==> flow/design.v <==
module MUX2(
	input [15:0] Ain,  
	input [15:0] Bin,
	input Select,  
	output [15:0] Output  
	);
	assign Output = (Select == 1'b0)? Ain : Bin;
endmodule
module MUX3(
	input [15:0] Ain,  
	input [15:0] Bin,
	input [15:0] Cin,
	input [1:0] Select,  
	output reg [15:0] Output
	);
	always @(*)
	begin
		case (Select)
		2'b00: Output = Ain;
		2'b01: Output = Bin;
		2'b10: Output = Cin;
		2'b11: Output = 16'd0;  
		endcase
	end
endmodule
module MUX4(
	input [15:0] Ain,  
	input [15:0] Bin,
	input [15:0] Cin,
	input [15:0] Din,
	input [1:0] Select,  
	output reg [15:0] Output
	);
	always @(*)
	begin
		case (Select)
		2'b00: Output = Ain;
		2'b01: Output = Bin;
		2'b10: Output = Cin;
		2'b11: Output = Din;
		endcase
	end
endmodule
module ALU(
	input [15:0] Ain,  
	input [15:0] Bin,  
	input [3:0] MODE,  
	output reg [15:0] ALUout,  
	output FLAGzero  
	);
	always @(*)  
	begin
		case (MODE)  
			4'b0000: ALUout = 16'd0;		 
			4'b0001: ALUout = Ain + Bin;	 
			4'b0010: ALUout = Ain - Bin;	 
			4'b0011: ALUout = Ain & Bin;	 
			4'b0100: ALUout = Ain | Bin;	 
			4'b0101: ALUout = Ain ^ Bin;	 
			4'b0110: ALUout = ~Ain;			 
			4'b0111: ALUout = Ain * Bin;	 
			4'b1000: ALUout = (Bin == 16'd0) ? 16'hFFFF : Ain / Bin;	 
			4'b1001: ALUout = (Bin == 16'd0) ? Ain : Ain % Bin;	 
			4'b1010: ALUout = Ain<<Bin;	 
			4'b1011: ALUout = Ain>>Bin;	 
			4'b1100: ALUout = Ain;			 
			4'b1101: ALUout = Bin;			 
			4'b1110: begin if (Ain != Bin) ALUout = 16'd1;	 
							else ALUout = 16'd0;
							end
			4'b1111: begin if (Ain < Bin) ALUout = 16'd1;		 
							else ALUout = 16'd0;
							end
		endcase
	end
	assign FLAGzero = (ALUout == 16'd0) ? 1'b1: 1'b0;	 
endmodule
module CTRLUNIT(
	input [15:0] Instruction,  
	input ZFlag,  
	output reg JFlag,  
	output reg RamWriteEN,  
	output reg [9:0] RamAddr,
	output reg [3:0] ALUCtrl,  
	output reg RegWriteEN,
	output reg [4:0] RegWriteAddr,
	output reg [4:0] RegAddrA,  
	output reg [4:0] RegAddrB,
	output reg [9:0] Immediate,  
	output reg [1:0] MuxA,  
	output reg [1:0] MuxB,
	output reg [1:0] MuxC
	);
	wire [5:0] Opcode;
	wire [9:0] Address;
	wire [4:0] AddressA, AddressB;
	assign Opcode = Instruction[15:10];  
	assign Address = Instruction[9:0];  
	assign AddressA = Address[9:5];  
	assign AddressB = Address[4:0];  
	always @(*)
	begin
		case (Opcode)
		6'b000000: begin  
					RamWriteEN 		= 1'b0;
					RegWriteEN 		= 1'b0;
					MuxA 				= 1'b00;
					MuxB 				= 2'b00;
					MuxC				= 2'b00;
					RamAddr 			= 10'b0000000000;
					RegWriteAddr 	= 5'b00000;
					RegAddrA 		= 5'b00000;
					RegAddrB 		= 5'b00000;
					JFlag				= 1'b0;
					ALUCtrl			= 4'b0000;
					Immediate		= 10'b0000000000;
					end
		6'b000001: begin  
					RamWriteEN 		= 1'b0;
					RegWriteEN 		= 1'b1;
					MuxA 				= 1'b00;
					MuxB 				= 2'b01;
					MuxC				= 2'b01;
					RamAddr 			= Address;
					RegWriteAddr 	= 5'b00001;
					RegAddrA 		= 5'b00000;
					RegAddrB 		= 5'b00000;
					JFlag				= 1'b0;
					ALUCtrl			= 4'b1101;
					Immediate		= 10'b0000000000;
					end
		6'b000010: begin  
					RamWriteEN 		= 1'b1;
					RegWriteEN 		= 1'b0;
					MuxA 				= 1'b00;
					MuxB 				= 2'b00;
					MuxC				= 2'b01;
					RamAddr 			= Address;
					RegWriteAddr 	= 5'b00000;
					RegAddrA 		= 5'b00000;
					RegAddrB 		= 5'b00001;
					JFlag				= 1'b0;
					ALUCtrl			= 4'b0000;
					Immediate		= 10'b0000000000;
					end
		6'b000011: begin  
					RamWriteEN 		= 1'b0;
					RegWriteEN 		= 1'b1;
					MuxA 				= 1'b00;
					MuxB 				= 2'b00;
					MuxC				= 2'b00;
					RamAddr 			= 10'b0000000000;
					RegWriteAddr 	= AddressB;
					RegAddrA 		= AddressA;
					RegAddrB 		= 5'b00000;
					JFlag				= 1'b0;
					ALUCtrl			= 4'b1100;
					Immediate		= 10'b0000000000;
					end
		6'b000100: begin  
					RamWriteEN 		= 1'b0;
					RegWriteEN 		= 1'b0;
					MuxA 				= 1'b00;
					MuxB 				= 2'b10;  
					MuxC				= 2'b00;
					RamAddr 			= 10'b0000000000;
					RegWriteAddr 	= 5'b00000;
					RegAddrA 		= 5'b00001;  
					RegAddrB 		= 5'b00000;
					JFlag				= ~ZFlag;  
					ALUCtrl			= 4'b1100;  
					Immediate		= Address;  
					end
		6'b000101: begin  
					RamWriteEN 		= 1'b0;
					RegWriteEN 		= 1'b0;
					MuxA 				= 1'b00;
					MuxB 				= 2'b10;
					MuxC				= 2'b00;
					RamAddr 			= 10'b0000000000;
					RegWriteAddr 	= 5'b00000;
					RegAddrA 		= 5'b00001;
					RegAddrB 		= 5'b00000;
					JFlag				= ZFlag;
					ALUCtrl			= 4'b1100;
					Immediate		= Address;
					end
		6'b000110: begin  
					RamWriteEN 		= 1'b0;
					RegWriteEN 		= 1'b0;
					MuxA 				= 1'b00;
					MuxB 				= 2'b10;
					MuxC				= 2'b00;
					RamAddr 			= 10'b0000000000;
					RegWriteAddr 	= 5'b00000;
					RegAddrA 		= 5'b00000;
					RegAddrB 		= 5'b00000;
					JFlag				= 1'b1;
					ALUCtrl			= 4'b0000;
					Immediate		= Address;
					end
		6'b000111: begin  
					RamWriteEN 		= 1'b0;
					RegWriteEN 		= 1'b1;	 
					MuxA 				= 1'b01;	 
					MuxB 				= 2'b10;  
					MuxC				= 2'b00;
					RamAddr 			= 10'b0000000000;
					RegWriteAddr 	= AddressA;
					RegAddrA 		= 5'b00000;
					RegAddrB 		= 5'b00000;
					JFlag				= 1'b0;  
					ALUCtrl			= 4'b1100;	 
					Immediate		= 10'b0000000000;
					end
		6'b001000: begin  
					RamWriteEN 		= 1'b0;
					RegWriteEN 		= 1'b0;
					MuxA 				= 1'b00;
					MuxB 				= 2'b00;  
					MuxC				= 2'b00;
					RamAddr 			= 10'b0000000000;
					RegWriteAddr 	= 5'b00000;
					RegAddrA 		= 5'b00000;
					RegAddrB 		= AddressA;  
					JFlag				= 1'b1;  
					ALUCtrl			= 4'b0000;
					Immediate		= 10'b0000000000;
					end
		6'b001001: begin  
					RamWriteEN 		= 1'b0;
					RegWriteEN 		= 1'b1;  
					MuxA 				= 1'b00;
					MuxB 				= 2'b00;
					MuxC				= 2'b00;
					RamAddr 			= 10'b0000000000;
					RegWriteAddr 	= 5'b00001;  
					RegAddrA 		= AddressA;  
					RegAddrB 		= AddressB;  
					JFlag				= 1'b0;
					ALUCtrl			= 4'b1111;  
					Immediate		= 10'b0000000000;
					end
		6'b001010: begin  
					RamWriteEN 		= 1'b0;
					RegWriteEN 		= 1'b1;  
					MuxA 				= 1'b00;
					MuxB 				= 2'b10;  
					MuxC				= 2'b00;
					RamAddr 			= 10'b0000000000;
					RegWriteAddr 	= 5'b00001;  
					RegAddrA 		= AddressA;  
					RegAddrB 		= 5'b00000;
					JFlag				= 1'b0;
					ALUCtrl			= 4'b1111;  
					Immediate		= {5'b00000, AddressB};
					end
		6'b001011: begin  
					RamWriteEN 		= 1'b0;
					RegWriteEN 		= 1'b1;  
					MuxA 				= 1'b00;
					MuxB 				= 2'b00;
					MuxC				= 2'b00;
					RamAddr 			= 10'b0000000000;
					RegWriteAddr 	= 5'b00001;  
					RegAddrA 		= AddressA;  
					RegAddrB 		= AddressB;  
					JFlag				= 1'b0;
					ALUCtrl			= 4'b1110;  
					Immediate		= 10'b0000000000;
					end
		6'b001100: begin  
					RamWriteEN 		= 1'b0;
					RegWriteEN 		= 1'b1;  
					MuxA 				= 1'b00;
					MuxB 				= 2'b10;  
					MuxC				= 2'b00;
					RamAddr 			= 10'b0000000000;
					RegWriteAddr 	= 5'b00001;  
					RegAddrA 		= AddressA;  
					RegAddrB 		= 5'b00000;
					JFlag				= 1'b0;
					ALUCtrl			= 4'b1110;  
					Immediate		= {5'b00000, AddressB};
					end
		6'b001101: begin  
					RamWriteEN 		= 1'b0;
					RegWriteEN 		= 1'b1;  
					MuxA 				= 1'b00;
					MuxB 				= 2'b10;  
					MuxC				= 2'b00;
					RamAddr 			= 10'b0000000000;
					RegWriteAddr 	= 5'b00001;  
					RegAddrA 		= 5'b00000;
					RegAddrB 		= 5'b00000;
					JFlag				= 1'b0;
					ALUCtrl			= 4'b1101;
					Immediate		= Address;  
					end
		6'b001110: begin  
					RamWriteEN 		= 1'b0;
					RegWriteEN 		= 1'b1;
					MuxA 				= 1'b00;
					MuxB 				= 2'b00;
					MuxC				= 2'b00;
					RamAddr 			= 10'b0000000000;
					RegWriteAddr 	= 5'b00001;
					RegAddrA 		= AddressA;
					RegAddrB 		= AddressB;
					JFlag				= 1'b0;
					ALUCtrl			= 4'b1010;  
					Immediate		= 10'b0000000000;
					end
		6'b001111: begin  
					RamWriteEN 		= 1'b0;
					RegWriteEN 		= 1'b1;
					MuxA 				= 1'b00;
					MuxB 				= 2'b00;
					MuxC				= 2'b00;
					RamAddr 			= 10'b0000000000;
					RegWriteAddr 	= 5'b00001;
					RegAddrA 		= AddressA;
					RegAddrB 		= AddressB;
					JFlag				= 1'b0;
					ALUCtrl			= 4'b1011;  
					Immediate		= 10'b0000000000;
					end
		6'b010000: begin  
					RamWriteEN 		= 1'b0;
					RegWriteEN 		= 1'b1;
					MuxA 				= 1'b00;
					MuxB 				= 2'b00;
					MuxC				= 2'b00;
					RamAddr 			= 10'b0000000000;
					RegWriteAddr 	= 5'b00001;
					RegAddrA 		= AddressA;
					RegAddrB 		= AddressB;
					JFlag				= 1'b0;
					ALUCtrl			= 4'b0001;
					Immediate		= 10'b0000000000;
					end
		6'b010001: begin  
					RamWriteEN 		= 1'b0;
					RegWriteEN 		= 1'b1;
					MuxA 				= 1'b00;
					MuxB 				= 2'b00;
					MuxC				= 2'b00;
					RamAddr 			= 10'b0000000000;
					RegWriteAddr 	= 5'b00001;
					RegAddrA 		= AddressA;
					RegAddrB 		= AddressB;
					JFlag				= 1'b0;
					ALUCtrl			= 4'b0010;
					Immediate		= 10'b0000000000;
					end
		6'b010010: begin  
					RamWriteEN 		= 1'b0;
					RegWriteEN 		= 1'b1;
					MuxA 				= 1'b00;
					MuxB 				= 2'b00;
					MuxC				= 2'b00;
					RamAddr 			= 10'b0000000000;
					RegWriteAddr 	= 5'b00001;
					RegAddrA 		= AddressA;
					RegAddrB 		= AddressB;
					JFlag				= 1'b0;
					ALUCtrl			= 4'b0111;
					Immediate		= 10'b0000000000;
					end
		6'b010011: begin  
					RamWriteEN 		= 1'b0;
					RegWriteEN 		= 1'b1;
					MuxA 				= 1'b00;
					MuxB 				= 2'b00;
					MuxC				= 2'b00;
					RamAddr 			= 10'b0000000000;
					RegWriteAddr 	= 5'b00001;
					RegAddrA 		= AddressA;
					RegAddrB 		= AddressB;
					JFlag				= 1'b0;
					ALUCtrl			= 4'b1000;
					Immediate		= 10'b0000000000;
					end
		6'b010100: begin  
					RamWriteEN 		= 1'b0;
					RegWriteEN 		= 1'b1;
					MuxA 				= 1'b00;
					MuxB 				= 2'b00;
					MuxC				= 2'b00;
					RamAddr 			= 10'b0000000000;
					RegWriteAddr 	= 5'b00001;
					RegAddrA 		= AddressA;
					RegAddrB 		= AddressB;
					JFlag				= 1'b0;
					ALUCtrl			= 4'b1001;
					Immediate		= 10'b0000000000;
					end
		6'b010101: begin  
					RamWriteEN 		= 1'b0;
					RegWriteEN 		= 1'b1;
					MuxA 				= 1'b00;
					MuxB 				= 2'b10;
					MuxC				= 2'b00;
					RamAddr 			= 10'b0000000000;
					RegWriteAddr 	= 5'b00001;
					RegAddrA 		= AddressA;
					RegAddrB 		= 5'b00000;
					JFlag				= 1'b0;
					ALUCtrl			= 4'b0001;
					Immediate		= {5'b00000, AddressB};
					end
		6'b010110: begin  
					RamWriteEN 		= 1'b0;
					RegWriteEN 		= 1'b1;
					MuxA 				= 1'b00;
					MuxB 				= 2'b10;
					MuxC				= 2'b00;
					RamAddr 			= 10'b0000000000;
					RegWriteAddr 	= 5'b00001;
					RegAddrA 		= AddressA;
					RegAddrB 		= 5'b00000;
					JFlag				= 1'b0;
					ALUCtrl			= 4'b0010;
					Immediate		= {5'b00000, AddressB};
					end
		6'b010111: begin  
					RamWriteEN 		= 1'b0;
					RegWriteEN 		= 1'b1;
					MuxA 				= 1'b00;
					MuxB 				= 2'b10;
					MuxC				= 2'b00;
					RamAddr 			= 10'b0000000000;
					RegWriteAddr 	= 5'b00001;
					RegAddrA 		= AddressA;
					RegAddrB 		= 5'b00000;
					JFlag				= 1'b0;
					ALUCtrl			= 4'b0111;
					Immediate		= {5'b00000, AddressB};
					end
		6'b011000: begin  
					RamWriteEN 		= 1'b0;
					RegWriteEN 		= 1'b1;
					MuxA 				= 1'b00;
					MuxB 				= 2'b10;
					MuxC				= 2'b00;
					RamAddr 			= 10'b0000000000;
					RegWriteAddr 	= 5'b00001;
					RegAddrA 		= AddressA;
					RegAddrB 		= 5'b00000;
					JFlag				= 1'b0;
					ALUCtrl			= 4'b1000;
					Immediate		= {5'b00000, AddressB};
					end
		6'b011001: begin  
					RamWriteEN 		= 1'b0;
					RegWriteEN 		= 1'b1;
					MuxA 				= 1'b00;
					MuxB 				= 2'b10;
					MuxC				= 2'b00;
					RamAddr 			= 10'b0000000000;
					RegWriteAddr 	= 5'b00001;
					RegAddrA 		= AddressA;
					RegAddrB 		= 5'b00000;
					JFlag				= 1'b0;
					ALUCtrl			= 4'b1001;
					Immediate		= {5'b00000, AddressB};
					end
		6'b011010: begin  
					RamWriteEN 		= 1'b0;
					RegWriteEN 		= 1'b1;
					MuxA 				= 1'b00;
					MuxB 				= 2'b00;
					MuxC				= 2'b00;
					RamAddr 			= 10'b0000000000;
					RegWriteAddr 	= AddressB;
					RegAddrA 		= AddressA;
					RegAddrB 		= 5'b00000;
					JFlag				= 1'b0;
					ALUCtrl			= 4'b0110;
					Immediate		= 10'b0000000000;
					end
		6'b011011: begin  
					RamWriteEN 		= 1'b0;
					RegWriteEN 		= 1'b1;
					MuxA 				= 1'b00;
					MuxB 				= 2'b00;
					MuxC				= 2'b00;
					RamAddr 			= 10'b0000000000;
					RegWriteAddr 	= 5'b00001;
					RegAddrA 		= AddressA;
					RegAddrB 		= AddressB;
					JFlag				= 1'b0;
					ALUCtrl			= 4'b0101;
					Immediate		= 10'b0000000000;
					end
		6'b011100: begin  
					RamWriteEN 		= 1'b0;
					RegWriteEN 		= 1'b1;
					MuxA 				= 1'b00;
					MuxB 				= 2'b00;
					MuxC				= 2'b00;
					RamAddr 			= 10'b0000000000;
					RegWriteAddr 	= 5'b00001;
					RegAddrA 		= AddressA;
					RegAddrB 		= AddressB;
					JFlag				= 1'b0;
					ALUCtrl			= 4'b0100;
					Immediate		= 10'b0000000000;
					end
		6'b011101: begin  
					RamWriteEN 		= 1'b0;
					RegWriteEN 		= 1'b1;
					MuxA 				= 1'b00;
					MuxB 				= 2'b00;
					MuxC				= 2'b00;
					RamAddr 			= 10'b0000000000;
					RegWriteAddr 	= 5'b00001;
					RegAddrA 		= AddressA;
					RegAddrB 		= AddressB;
					JFlag				= 1'b0;
					ALUCtrl			= 4'b0011;
					Immediate		= 10'b0000000000;
					end
		6'b011110: begin  
					RamWriteEN 		= 1'b0;
					RegWriteEN 		= 1'b1;
					MuxA 				= 1'b00;
					MuxB 				= 2'b01;  
					MuxC				= 2'b10;  
					RamAddr 			= 10'b0000000000;
					RegWriteAddr 	= AddressB;
					RegAddrA 		= AddressA;  
					RegAddrB 		= 5'b00000;
					JFlag				= 1'b0;
					ALUCtrl			= 4'b1101;  
					Immediate		= 10'b0000000000;
					end
		6'b011111: begin  
					RamWriteEN 		= 1'b1;  
					RegWriteEN 		= 1'b0;
					MuxA 				= 1'b00;  
					MuxB 				= 2'b00;
					MuxC				= 2'b10;  
					RamAddr 			= 10'b0000000000;
					RegWriteAddr 	= 5'b00000;
					RegAddrA 		= AddressB;  
					RegAddrB 		= AddressA;  
					JFlag				= 1'b0;
					ALUCtrl			= 4'b0000;
					Immediate		= 10'b0000000000;
					end
		6'b100000: begin  
					RamWriteEN 		= 1'b0;  
					RegWriteEN 		= 1'b1;
					MuxA 				= 2'b10;  
					MuxB 				= 2'b00;
					MuxC				= 2'b10;  
					RamAddr 			= 10'b0000000000;
					RegWriteAddr 	= AddressA;
					RegAddrA 		= 5'b00000;  
					RegAddrB 		= 5'b00000;  
					JFlag				= 1'b0;
					ALUCtrl			= 4'b1100;
					Immediate		= 10'b0000000000;
					end
		6'b100001: begin  
					RamWriteEN 		= 1'b0;
					RegWriteEN 		= 1'b1;
					MuxA 				= 1'b00;
					MuxB 				= 2'b10;
					MuxC				= 2'b00;
					RamAddr 			= 10'b0000000000;
					RegWriteAddr 	= 5'b00001;
					RegAddrA 		= AddressA;
					RegAddrB 		= 5'b00000;
					JFlag				= 1'b0;
					ALUCtrl			= 4'b1010;  
					Immediate		= AddressB;
				end
		6'b100010: begin  
					RamWriteEN 		= 1'b0;
					RegWriteEN 		= 1'b1;
					MuxA 				= 1'b00;
					MuxB 				= 2'b10;
					MuxC				= 2'b00;
					RamAddr 			= 10'b0000000000;
					RegWriteAddr 	= 5'b00001;
					RegAddrA 		= AddressA;
					RegAddrB 		= 5'b00000;
					JFlag				= 1'b0;
					ALUCtrl			= 4'b1011;  
					Immediate		= AddressB;
				end
		default: begin  
					RamWriteEN 		= 1'b0;
					RegWriteEN 		= 1'b0;
					MuxA 				= 1'b00;
					MuxB 				= 2'b00;
					MuxC				= 2'b00;
					RamAddr 			= 10'b0000000000;
					RegWriteAddr 	= 5'b00000;
					RegAddrA 		= 5'b00000;
					RegAddrB 		= 5'b00000;
					JFlag				= 1'b0;
					ALUCtrl			= 4'b0000;
					Immediate		= 10'b0000000000;
					end
		endcase
	end
endmodule
module REGFILE(
	input clk,  
	input En,  
	input Reset,  
	input Write,  
	input [4:0] Waddr,  
	input [15:0] Wdata,  
	input [4:0] Aaddr,  
	output [15:0] Adata,  
	input [4:0] Baddr,
	output [15:0] Bdata
	);
	integer i;
	reg [15:0] register[31:0];
	always @(posedge clk)
	begin
		if (Reset == 1'b1) begin
			for(i = 0; i < 32; i = i + 1) begin  
				register[i] <= 16'd0;
			end
		end
		else if (En == 1'b1 && Write == 1'b1) begin
			register[Waddr] <= Wdata;  
		end
	end
	assign Adata = (Aaddr == 0)? 16'd0 : register[Aaddr];
	assign Bdata = (Baddr == 0)? 16'd0 : register[Baddr];
endmodule
module PCOUNTER(
	input clk,  
	input En,  
	input [9:0] Jaddr,  
	input Jflag,  
	output reg [9:0] Caddr,  
	input Clear  
	);
	always @(posedge clk)
	begin
		if (Clear == 1'b1) begin  
			Caddr <= 10'd0;
		end
		else if (En == 1'b1) begin
			if(Jflag == 1'b1) begin  
				Caddr <= Jaddr;
			end
			else begin
				Caddr <= Caddr + 1'b1;  
			end
		end
	end
endmodule
module microcounter(
	input clk,  
	input Clear,  
	output reg [1:0] count  
	);
	always @(posedge clk)
	begin
		if (Clear == 1'b1) begin
			count <= 2'b00;
		end
		else if (count == 2'b11) begin
			count <= 2'b00;
		end
		else begin
			count <= count + 1'b1;
		end
	end
endmodule
module mips16_core(
	input clk,
	input rst,  
	output [9:0] imem_addr,
	input [15:0] imem_rdata,
	output [9:0] dmem_addr,
	output dmem_we,
	output [15:0] dmem_wdata,
	input [15:0] dmem_rdata,
	input [15:0] in_data,
	output rf_we,
	output [4:0] rf_waddr,
	output [15:0] rf_wdata
	);
	wire ramWriteEN, regWriteEN, ZFlag, JFlag;
	wire [1:0] selA, selB, selC;
	wire [15:0] muxAout, muxBout, muxCout;
	wire [9:0] Caddr, ramAddress;
	wire [15:0] Instruction;
	wire [15:0] regAdata, regBdata;
	wire [3:0] ALUop;
	wire [15:0] ALUout;
	wire [9:0] Immediate;
	wire [15:0] ramBdata;
	wire [4:0] regAread, regBread, regwrite;
	wire [1:0] microcount;
	microcounter micro(.clk(clk), .Clear(rst), .count(microcount));
	wire ramclk = (microcount == 2'b00);  
	wire regclk = (microcount == 2'b01);  
	wire instrclk = (microcount == 2'b10);  
	PCOUNTER programcounter(
		.clk(clk),
		.En(instrclk),
		.Jaddr(muxBout[9:0]),  
		.Jflag(JFlag),
		.Caddr(Caddr),
		.Clear(rst)
		);
	assign imem_addr = Caddr;
	assign Instruction = imem_rdata;
	CTRLUNIT controlunit(
		.Instruction(Instruction),  
		.ZFlag(ZFlag),  
		.JFlag(JFlag),
		.RamWriteEN(ramWriteEN),
		.RamAddr(ramAddress),
		.ALUCtrl(ALUop),
		.RegWriteEN(regWriteEN),
		.RegWriteAddr(regwrite),
		.RegAddrA(regAread),
		.RegAddrB(regBread),
		.Immediate(Immediate),
		.MuxA(selA),
		.MuxB(selB),
		.MuxC(selC)
		);
	MUX3 muxA(
		.Ain(regAdata),
		.Bin({6'd0, Caddr}),
		.Cin(in_data),
		.Select(selA),
		.Output(muxAout)
		);
	MUX3 muxB(
		.Ain(regBdata),
		.Bin(ramBdata),
		.Cin({6'd0, Immediate}),
		.Select(selB),
		.Output(muxBout)
		);
	MUX3 muxC(
		.Ain({6'd0, Caddr}),
		.Bin({6'd0, ramAddress}),
		.Cin(muxAout),
		.Select(selC),
		.Output(muxCout)
		);
	ALU arithmaticlogic(
		.Ain(muxAout),  
		.Bin(muxBout),  
		.MODE(ALUop),  
		.ALUout(ALUout),
		.FLAGzero(ZFlag)
		);
	REGFILE registers(
		.clk(clk),
		.En(regclk),
		.Reset(rst),
		.Write(regWriteEN),
		.Waddr(regwrite),
		.Wdata(ALUout),
		.Aaddr(regAread),
		.Adata(regAdata),  
		.Baddr(regBread),
		.Bdata(regBdata)  
		);
	assign dmem_addr = muxCout[9:0];
	assign dmem_we = ramclk & ramWriteEN;
	assign dmem_wdata = regBdata;
	assign ramBdata = dmem_rdata;
	reg rf_we_q;
	reg [4:0] rf_waddr_q;
	reg [15:0] rf_wdata_q;
	always @(posedge clk)
	begin
		if (rst == 1'b1) begin
			rf_we_q <= 1'b0;
		end
		else begin
			rf_we_q <= regclk & regWriteEN;
		end
		if (regclk == 1'b1) begin
			rf_waddr_q <= regwrite;
			rf_wdata_q <= ALUout;
		end
	end
	assign rf_we = rf_we_q;
	assign rf_waddr = rf_waddr_q;
	assign rf_wdata = rf_wdata_q;
endmodule
* Tool chain data of mips16_core *
Module mips16_core before and after one edit of its RTL, step after step.
Lines under "unedited" count in the file above, lines under "edited" in the edited file.
"difference": "edited" minus "unedited" as printed here. "relative change": 100 x difference / "unedited".
Library cell names are shortened.
The mark -- stands for no value.

set-up
  top module = mips16_core
  clock = clk
  cell library = sky130hd
  timing corner = tt_025C_1v80

* Diff *
The edit as a unified diff against the file above.
A script made this edit. It changes what the design does and was not meant as an optimisation.

begin of diff
@@ -796,4 +796,6 @@
 	assign rf_we = rf_we_q;
 	assign rf_waddr = rf_waddr_q;
-	assign rf_wdata = rf_wdata_q;
+	reg [15:0] rf_wdata_r;
+	always @(posedge clk) rf_wdata_r <= rf_wdata_q;
+	assign rf_wdata = rf_wdata_r;
 endmodule
end of diff

* Word-level counts *
Counts by Yosys on the flattened word-level netlist (proc, flatten, opt, wreduce; memories kept). Register bits leave out memories and registers merged into their read ports (data or address). Print and check cells are left out. Cells with the same type and inputs are merged into one.
Memory sizes are those after Yosys's memory passes, which may raise the word count (mostly to a power of two), join words into wider ones and drop unused or constant bits.

storage and ports
  item                    unedited  edited  difference  relative change (%)
  register bits           34        50      +16         +47.06
  memory bits (writable)  512       512     0           0.00
  memories kept           1         1       0           0.00
  bits of input ports     50        50      0           0.00
  output and inout bits   59        59      0           0.00
  word-level cells        154       155     +1          +0.65

operators by class
  item                       unedited  edited  difference  relative change (%)
  add/sub/neg operators      4         4       0           0.00
  $mul                       1         1       0           0.00
  divide/modulo/power cells  2         2       0           0.00
  magnitude comparators      1         1       0           0.00
  equal/unequal tests        62        62      0           0.00
  shift operators            2         2       0           0.00
  mux-type cells             31        31      0           0.00
  bitwise logic cells        7         7       0           0.00
  reduce/logical cells       38        38      0           0.00

operators with widths
  kind                                                                    unedited  edited  difference  relative change (%)
  2-bit OR reduction                                                      17        17      0           0.00
  6-bit by 5-bit equality test with 1-bit output (second input constant)  16        16      0           0.00
  2-bit equality test (second input constant)                             8         8       0           0.00
  4-bit equality test (second input constant)                             8         8       0           0.00
  6-bit by 4-bit equality test with 1-bit output (second input constant)  8         8       0           0.00
  1-bit 2-to-1 mux                                                        8         8       0           0.00
  16-bit 2-to-1 mux                                                       6         6       0           0.00
  2-bit by 1-bit equality test with 1-bit output (second input constant)  4         4       0           0.00
  4-bit by 3-bit equality test with 1-bit output (second input constant)  4         4       0           0.00
  6-bit by 3-bit equality test with 1-bit output (second input constant)  4         4       0           0.00
  2-bit zero test                                                         4         4       0           0.00
  6-bit equality test (second input constant)                             3         3       0           0.00
  2-bit case mux with 2-bit select                                        3         3       0           0.00
  5-bit case mux with 3-bit select                                        3         3       0           0.00
  3-bit OR reduction                                                      3         3       0           0.00
  1-bit bitwise AND                                                       2         2       0           0.00
  4-bit by 2-bit equality test with 1-bit output (second input constant)  2         2       0           0.00
  6-bit by 2-bit equality test with 1-bit output (second input constant)  2         2       0           0.00
  16-bit zero test                                                        2         2       0           0.00
  5-bit zero test                                                         2         2       0           0.00
  10-bit 2-to-1 mux                                                       2         2       0           0.00
  5-bit 2-to-1 mux                                                        2         2       0           0.00
  16-bit case mux with 4-bit select                                       2         2       0           0.00
  10-bit by 1-bit adder with 10-bit output (second input constant)        1         1       0           0.00
  16-bit adder                                                            1         1       0           0.00
  2-bit by 1-bit adder with 2-bit output (second input constant)          1         1       0           0.00
  16-bit bitwise AND                                                      1         1       0           0.00
  16-bit by 16-bit divider with 16-bit output                             1         1       0           0.00

Not every row of either side is listed.

* Depth *
Longest topological path by Yosys (ltp), each cell counted once; first at word level (registers and memories cut), then after technology mapping (sequential cells cut; the memories' decode and read muxes count).

depth
  item                          unedited  edited  difference  relative change (%)
  depth in word-level cells     14        14      0           0.00
  ABC_AREA                      0         0       --          --
  depth in mapped cells         203       207     +4          +1.97
  depth with buffers taken out  187       183     -4          -2.14

* Synthesis result *
Source: synth_stat.txt of the flow (Yosys; design flattened, memories mapped). It holds for the ABC_AREA given above (unset counts as 0); a run with the other value may have another netlist.

mapped netlist
  item                               unedited  edited   difference  relative change (%)
  cells in the netlist               5544      5547     +3          +0.05
  cell area after synthesis (sq um)  47246.6   47150.2  -96.4       -0.20
  flip-flops                         546       562      +16         +2.93
  buffer cells                       411       410      -1          -0.24

cell types
  cell       unedited  edited  difference  relative change (%)
  nand2_1    701       839     +138        +19.69
  and3_1     91        41      -50         -54.95
  mux2i_1    227       185     -42         -18.50
  nand3_1    155       197     +42         +27.10
  a211oi_1   94        54      -40         -42.55
  nor2_1     838       811     -27         -3.22
  nor3_1     135       113     -22         -16.30
  buf_4      34        13      -21         -61.76
  mux4_2     0         21      +21         --
  a21oi_1    287       307     +20         +6.97
  or3_1      28        46      +18         +64.29
  nor4_1     36        19      -17         -47.22
  a2111oi_0  30        13      -17         -56.67
  dfxtp_1    13        29      +16         +123.08
  clkbuf_1   246       260     +14         +5.69
  buf_1      24        38      +14         +58.33
  buf_2      94        82      -12         -12.77
  a22oi_1    59        47      -12         -20.34

Not every row of either side is listed.
By module: a second synthesis without flattening, with its own total; a netlist apart from the flattened one above.

second synthesis, totals
  item                                             unedited  edited   difference  relative change (%)
  cell total of the unflattened synthesis          4612      4628     +16         +0.35
  area total of the unflattened synthesis (sq um)  47504.3   47824.6  +320.3      +0.67

Each row is one instance without its submodules.

by module, unedited
  module        times used  cells  area (sq um)
  REGFILE       1           1891   27670.3
  ALU           1           2319   16216.8
  MUX3          3           39     381.6
  CTRLUNIT      1           174    1073.5
  mips16_core   1           28     700.7
  PCOUNTER      1           78     623.1
  microcounter  1           5      75.1

by module, edited
  module        times used  cells  area (sq um)
  REGFILE       1           1891   27670.3
  ALU           1           2319   16216.8
  MUX3          3           39     381.6
  CTRLUNIT      1           174    1073.5
  mips16_core   1           44     1021.0
  PCOUNTER      1           78     623.1
  microcounter  1           5      75.1

* Path before layout *
Path of least setup slack by OpenSTA after synthesis, without wires, with an ideal clock, recovery checks aside; 20% of the period is set as input and as output delay. Where synthesis merged equal registers, the netlist keeps one of their names.

timing post-synthesis
  item                               unedited                          edited                            difference  relative change (%)
  path type                          input to register                 input to register                 --          --
  from                               input port imem_rdata[12]         input port imem_rdata[12]         --          --
  to                                 register programcounter.Caddr[3]  register programcounter.Caddr[8]  --          --
  clock period (ps)                  44000                             44000                             0           0.00
  setup time (ps)                    70                                70                                0           --
  launch time at the first pin (ps)  8800                              8800                              0           0.00
  arrival time (ps)                  46048                             45717                             -331        -0.72
  data required time (ps)            43930                             43930                             0           0.00
  setup slack (ps)                   -2118                             -1787                             +331        --
  delay of the path (ps)             37318                             36987                             -331        -0.89
  stages on the path                 189                               190                               +1          +0.53
  buffers on the path                20                                22                                +2          +10.00
  synthesis period reached (ps)      46118                             45787                             -331        -0.72

"delay of the path" is the arrival time less input delay plus setup time.
"stages on the path": output pins that drive a net of the path, with the launching flip-flop's if there is one; two outputs of one cell count as two.
"synthesis period reached" = period - worst setup slack (recovery checks aside). The figure is calculated, with input and output delays left at 20% of the set period.
Between the ends stands the longest chain of elaborated cells between them, by number of cells; it is not shown to be the way that was timed. Of several equally long chains one is given.
A line is the first line of the expression or statement that the cell stems from. Yosys adds cells for indexed reads and writes and turns some case tables into memories.
The chain passes a memory read, where the word-level depth is cut; so it can be longer than that depth.
At most two assigning lines are given for a register; there are more.

between the ends, post-synthesis, unedited
  path through = buf_2 > and3_1 > or4_1 > buf_2 > o31ai_4 > buf_4 > buf_4 > mux2i_1 > mux2i_1 > a211o_1 > o2bb2ai_1 > or2_1 > clkbuf_1 > buf_2 > buf_4 > clkbuf_1 > ha_1 > a22oi_1 > [153 not listed] > a21oi_1 > o21ai_0 > a211o_1 > o21a_1 > clkbuf_1 > nor2_1 > nand2_1 > o21ai_0 > a31oi_1 > o211ai_1 > nor3b_1 > nand4_1 > nor4_2 > a31oi_1 > or4_1 > clkbuf_1 > a2bb2oi_1 > a21oi_1
  cells in the longest elaborated chain = 14

RTL lines, path post-synthesis, unedited
  item                                            line  source
  start, declared                                 684   input [15:0] imem_rdata,
  6-bit by 2-bit equality test with 1-bit output  103   case (Opcode)
  24-bit OR reduction                             --
  5-bit case mux with 3-bit select                103
  memory read 32 x 16 bit                         624   reg [15:0] register[31:0];
  16-bit 2-to-1 mux                               636   assign Adata = (Aaddr == 0)? 16'd0 : register[Aaddr];
  16-bit case mux with 4-bit select               18    case (Select)
  16-bit by 16-bit modulo with 16-bit output      63    4'b1001: ALUout = (Bin == 16'd0) ? Ain : Ain % Bin;
  16-bit 2-to-1 mux                               63
  16-bit case mux with 16-bit select              53    case (MODE)
  16-bit zero test                                76    assign FLAGzero = (ALUout == 16'd0) ? 1'b1: 1'b0;
  1-bit 2-to-1 mux                                76
  1-bit inverter                                  170   JFlag = ~ZFlag;
  1-bit case mux with 3-bit select                103
  10-bit 2-to-1 mux                               653   if(Jflag == 1'b1) begin
  end, assigned                                   654   Caddr <= Jaddr;
  end, assigned                                   657   Caddr <= Caddr + 1'b1;
  end, declared                                   644   output reg [9:0] Caddr,

between the ends, post-synthesis, edited
  path through = buf_2 > and3_1 > or4_4 > buf_6 > o31ai_4 > mux2_2 > o211a_1 > a211o_1 > or3_1 > nand2_1 > buf_2 > buf_1 > clkbuf_1 > ha_1 > a41oi_2 > a21oi_1 > ha_1 > or4b_2 > [154 not listed] > o21ai_0 > a21oi_1 > o21bai_1 > a21oi_1 > a31o_2 > clkbuf_1 > clkbuf_1 > o21ai_0 > a211oi_1 > o21a_1 > inv_1 > nor4_1 > and4_1 > clkbuf_1 > a41oi_2 > or4_1 > a21o_1 > a21oi_1
  cells in the longest elaborated chain = 14

RTL lines, path post-synthesis, edited
  item                                            line  source
  start, declared                                 684   input [15:0] imem_rdata,
  6-bit by 2-bit equality test with 1-bit output  103   case (Opcode)
  24-bit OR reduction                             --
  5-bit case mux with 3-bit select                103
  memory read 32 x 16 bit                         624   reg [15:0] register[31:0];
  16-bit 2-to-1 mux                               636   assign Adata = (Aaddr == 0)? 16'd0 : register[Aaddr];
  16-bit case mux with 4-bit select               18    case (Select)
  16-bit by 16-bit modulo with 16-bit output      63    4'b1001: ALUout = (Bin == 16'd0) ? Ain : Ain % Bin;
  16-bit 2-to-1 mux                               63
  16-bit case mux with 16-bit select              53    case (MODE)
  16-bit zero test                                76    assign FLAGzero = (ALUout == 16'd0) ? 1'b1: 1'b0;
  1-bit 2-to-1 mux                                76
  1-bit inverter                                  170   JFlag = ~ZFlag;
  1-bit case mux with 3-bit select                103
  10-bit 2-to-1 mux                               653   if(Jflag == 1'b1) begin
  end, assigned                                   654   Caddr <= Jaddr;
  end, assigned                                   657   Caddr <= Caddr + 1'b1;
  end, declared                                   644   output reg [9:0] Caddr,

Some nets on the timed path still bear RTL names; the line given drives or declares the net.

nets with RTL names, path post-synthesis, edited
  net        line
  ALUout[7]  53

* Timing after layout *
From the final timing report of each run of pair A: the path of least setup slack in the routed layout; clock arrival at registers is part of the times.
The path's times are printed in steps of 10 ps; the period is the one set.

timing post-layout
  item                               unedited                          edited                            difference  relative change (%)
  path type                          input to register                 input to register                 --          --
  from                               input port imem_rdata[12]         input port imem_rdata[12]         --          --
  to                                 register programcounter.Caddr[3]  register programcounter.Caddr[8]  --          --
  clock period (ps)                  43500                             43500                             0           0.00
  setup time (ps)                    70                                70                                0           --
  launch time at the first pin (ps)  8700                              8700                              0           0.00
  arrival time (ps)                  43690                             42930                             -760        -1.74
  data required time (ps)            44080                             44070                             -10         -0.02
  setup slack (ps)                   390                               1140                              +750        --
  stages on the path                 184                               178                               -6          -3.26
  buffers on the path                20                                19                                -1          -5.00

Between the ends stands the longest chain of elaborated cells between them, by number of cells; it is not shown to be the way that was timed. Of several equally long chains one is given.
The chain passes a memory read, where the word-level depth is cut; so it can be longer than that depth.
At most two assigning lines are given for a register; there are more.

between the ends, post-layout, unedited
  path through = buf_8 > and3_4 > or4_4 > buf_6 > o31ai_4 > buf_12 > buf_16 > buf_16 > nor3_4 > a32oi_1 > nand4_1 > o21bai_1 > nand3_1 > inv_2 > nor3_4 > nand3_2 > nor3_4 > buf_4 > [148 not listed] > nor3_1 > o21ai_1 > a211o_1 > o21a_4 > buf_4 > nor2_4 > buf_4 > a221o_1 > o311ai_2 > buf_4 > and4b_2 > nand4_1 > nor4_4 > buf_4 > a31oi_4 > or4_4 > a2bb2oi_2 > a21oi_1
  cells in the longest elaborated chain = 14

RTL lines, path post-layout, unedited
  item                                            line  source
  start, declared                                 684   input [15:0] imem_rdata,
  6-bit by 2-bit equality test with 1-bit output  103   case (Opcode)
  24-bit OR reduction                             --
  5-bit case mux with 3-bit select                103
  memory read 32 x 16 bit                         624   reg [15:0] register[31:0];
  16-bit 2-to-1 mux                               636   assign Adata = (Aaddr == 0)? 16'd0 : register[Aaddr];
  16-bit case mux with 4-bit select               18    case (Select)
  16-bit by 16-bit modulo with 16-bit output      63    4'b1001: ALUout = (Bin == 16'd0) ? Ain : Ain % Bin;
  16-bit 2-to-1 mux                               63
  16-bit case mux with 16-bit select              53    case (MODE)
  16-bit zero test                                76    assign FLAGzero = (ALUout == 16'd0) ? 1'b1: 1'b0;
  1-bit 2-to-1 mux                                76
  1-bit inverter                                  170   JFlag = ~ZFlag;
  1-bit case mux with 3-bit select                103
  10-bit 2-to-1 mux                               653   if(Jflag == 1'b1) begin
  end, assigned                                   654   Caddr <= Jaddr;
  end, assigned                                   657   Caddr <= Caddr + 1'b1;
  end, declared                                   644   output reg [9:0] Caddr,

between the ends, post-layout, edited
  path through = dlymetal6s2s_1 > and3_4 > or4_4 > buf_12 > buf_4 > o31ai_4 > buf_6 > mux2_2 > o211a_1 > a211o_1 > or3_1 > nand2_2 > ha_2 > a41oi_2 > a21oi_2 > ha_1 > or4b_2 > a21oi_2 > [142 not listed] > a31oi_4 > nand2_1 > ha_1 > nand4b_1 > or4_1 > a31o_4 > buf_4 > buf_4 > o311ai_0 > o2111a_2 > nand4b_1 > nor4_4 > and4_4 > buf_12 > a41oi_4 > or4_1 > a21o_1 > a21oi_1
  cells in the longest elaborated chain = 14

RTL lines, path post-layout, edited
  item                                            line  source
  start, declared                                 684   input [15:0] imem_rdata,
  6-bit by 2-bit equality test with 1-bit output  103   case (Opcode)
  24-bit OR reduction                             --
  5-bit case mux with 3-bit select                103
  memory read 32 x 16 bit                         624   reg [15:0] register[31:0];
  16-bit 2-to-1 mux                               636   assign Adata = (Aaddr == 0)? 16'd0 : register[Aaddr];
  16-bit case mux with 4-bit select               18    case (Select)
  16-bit by 16-bit modulo with 16-bit output      63    4'b1001: ALUout = (Bin == 16'd0) ? Ain : Ain % Bin;
  16-bit 2-to-1 mux                               63
  16-bit case mux with 16-bit select              53    case (MODE)
  16-bit zero test                                76    assign FLAGzero = (ALUout == 16'd0) ? 1'b1: 1'b0;
  1-bit 2-to-1 mux                                76
  1-bit inverter                                  170   JFlag = ~ZFlag;
  1-bit case mux with 3-bit select                103
  10-bit 2-to-1 mux                               653   if(Jflag == 1'b1) begin
  end, assigned                                   654   Caddr <= Jaddr;
  end, assigned                                   657   Caddr <= Caddr + 1'b1;
  end, declared                                   644   output reg [9:0] Caddr,

* Measured runs *
Both versions went through the flow (Yosys, OpenROAD) with the same settings in each pair. Constraints: input delay and output delay 20% of the set period each, output load 0.01 pF.

settings, pair A
  period_ns = 43.5
  CAP_MARGIN = 20
  CORE_MARGIN = 2
  CORE_UTILIZATION = 40
  SLEW_MARGIN = 20

measured results, pair A
  item                                            unedited  edited    difference  relative change (%)
  cell area after synthesis (sq um)               47246.6   47150.2   -96.4       -0.20
  area inside the die boundary (sq um)            120881.0  120638.0  -243.0      -0.20
  standard-cell area of the final layout (sq um)  61507.7   60478.0   -1029.7     -1.67
  smallest setup slack (ps)                       387       1139      +752        --
  setup total negative slack (ps)                 0         0         0           --
  worst-case hold slack (ps)                      514       342       -172        --
  achieved period (ps)                            43113     42361     -752        -1.74

settings, pair B
  ABC_AREA = 1
  CAP_MARGIN = 15
  CELL_PAD_IN_SITES_DETAIL_PLACEMENT = 2
  CORE_ASPECT_RATIO = 0.81
  CORE_MARGIN = 2
  CORE_UTILIZATION = 31
  CTS_CLUSTER_DIAMETER = 278
  HOLD_SLACK_MARGIN = 0.25
  MIN_ROUTING_LAYER = met2
  PLACE_DENSITY_LB_ADDON = 0.1
  SETUP_SLACK_MARGIN = 0.45
  SLEW_MARGIN = 5
  period_ns = 66.5

measured results, pair B
  item                                            unedited  edited    difference  relative change (%)
  cell area after synthesis (sq um)               46469.6   46781.1   +311.5      +0.67
  area inside the die boundary (sq um)            153032.0  154047.0  +1015.0     +0.66
  standard-cell area of the final layout (sq um)  51767.1   52522.9   +755.8      +1.46
  smallest setup slack (ps)                       7130      5526      -1604       --
  setup total negative slack (ps)                 0         0         0           --
  worst-case hold slack (ps)                      534       316       -218        --
  achieved period (ps)                            59370     60974     +1604       +2.70

"achieved period" is the run's clock period less its worst setup slack. It is reckoned from that one timing run; input and output delays stay at 20% of the period that was set.
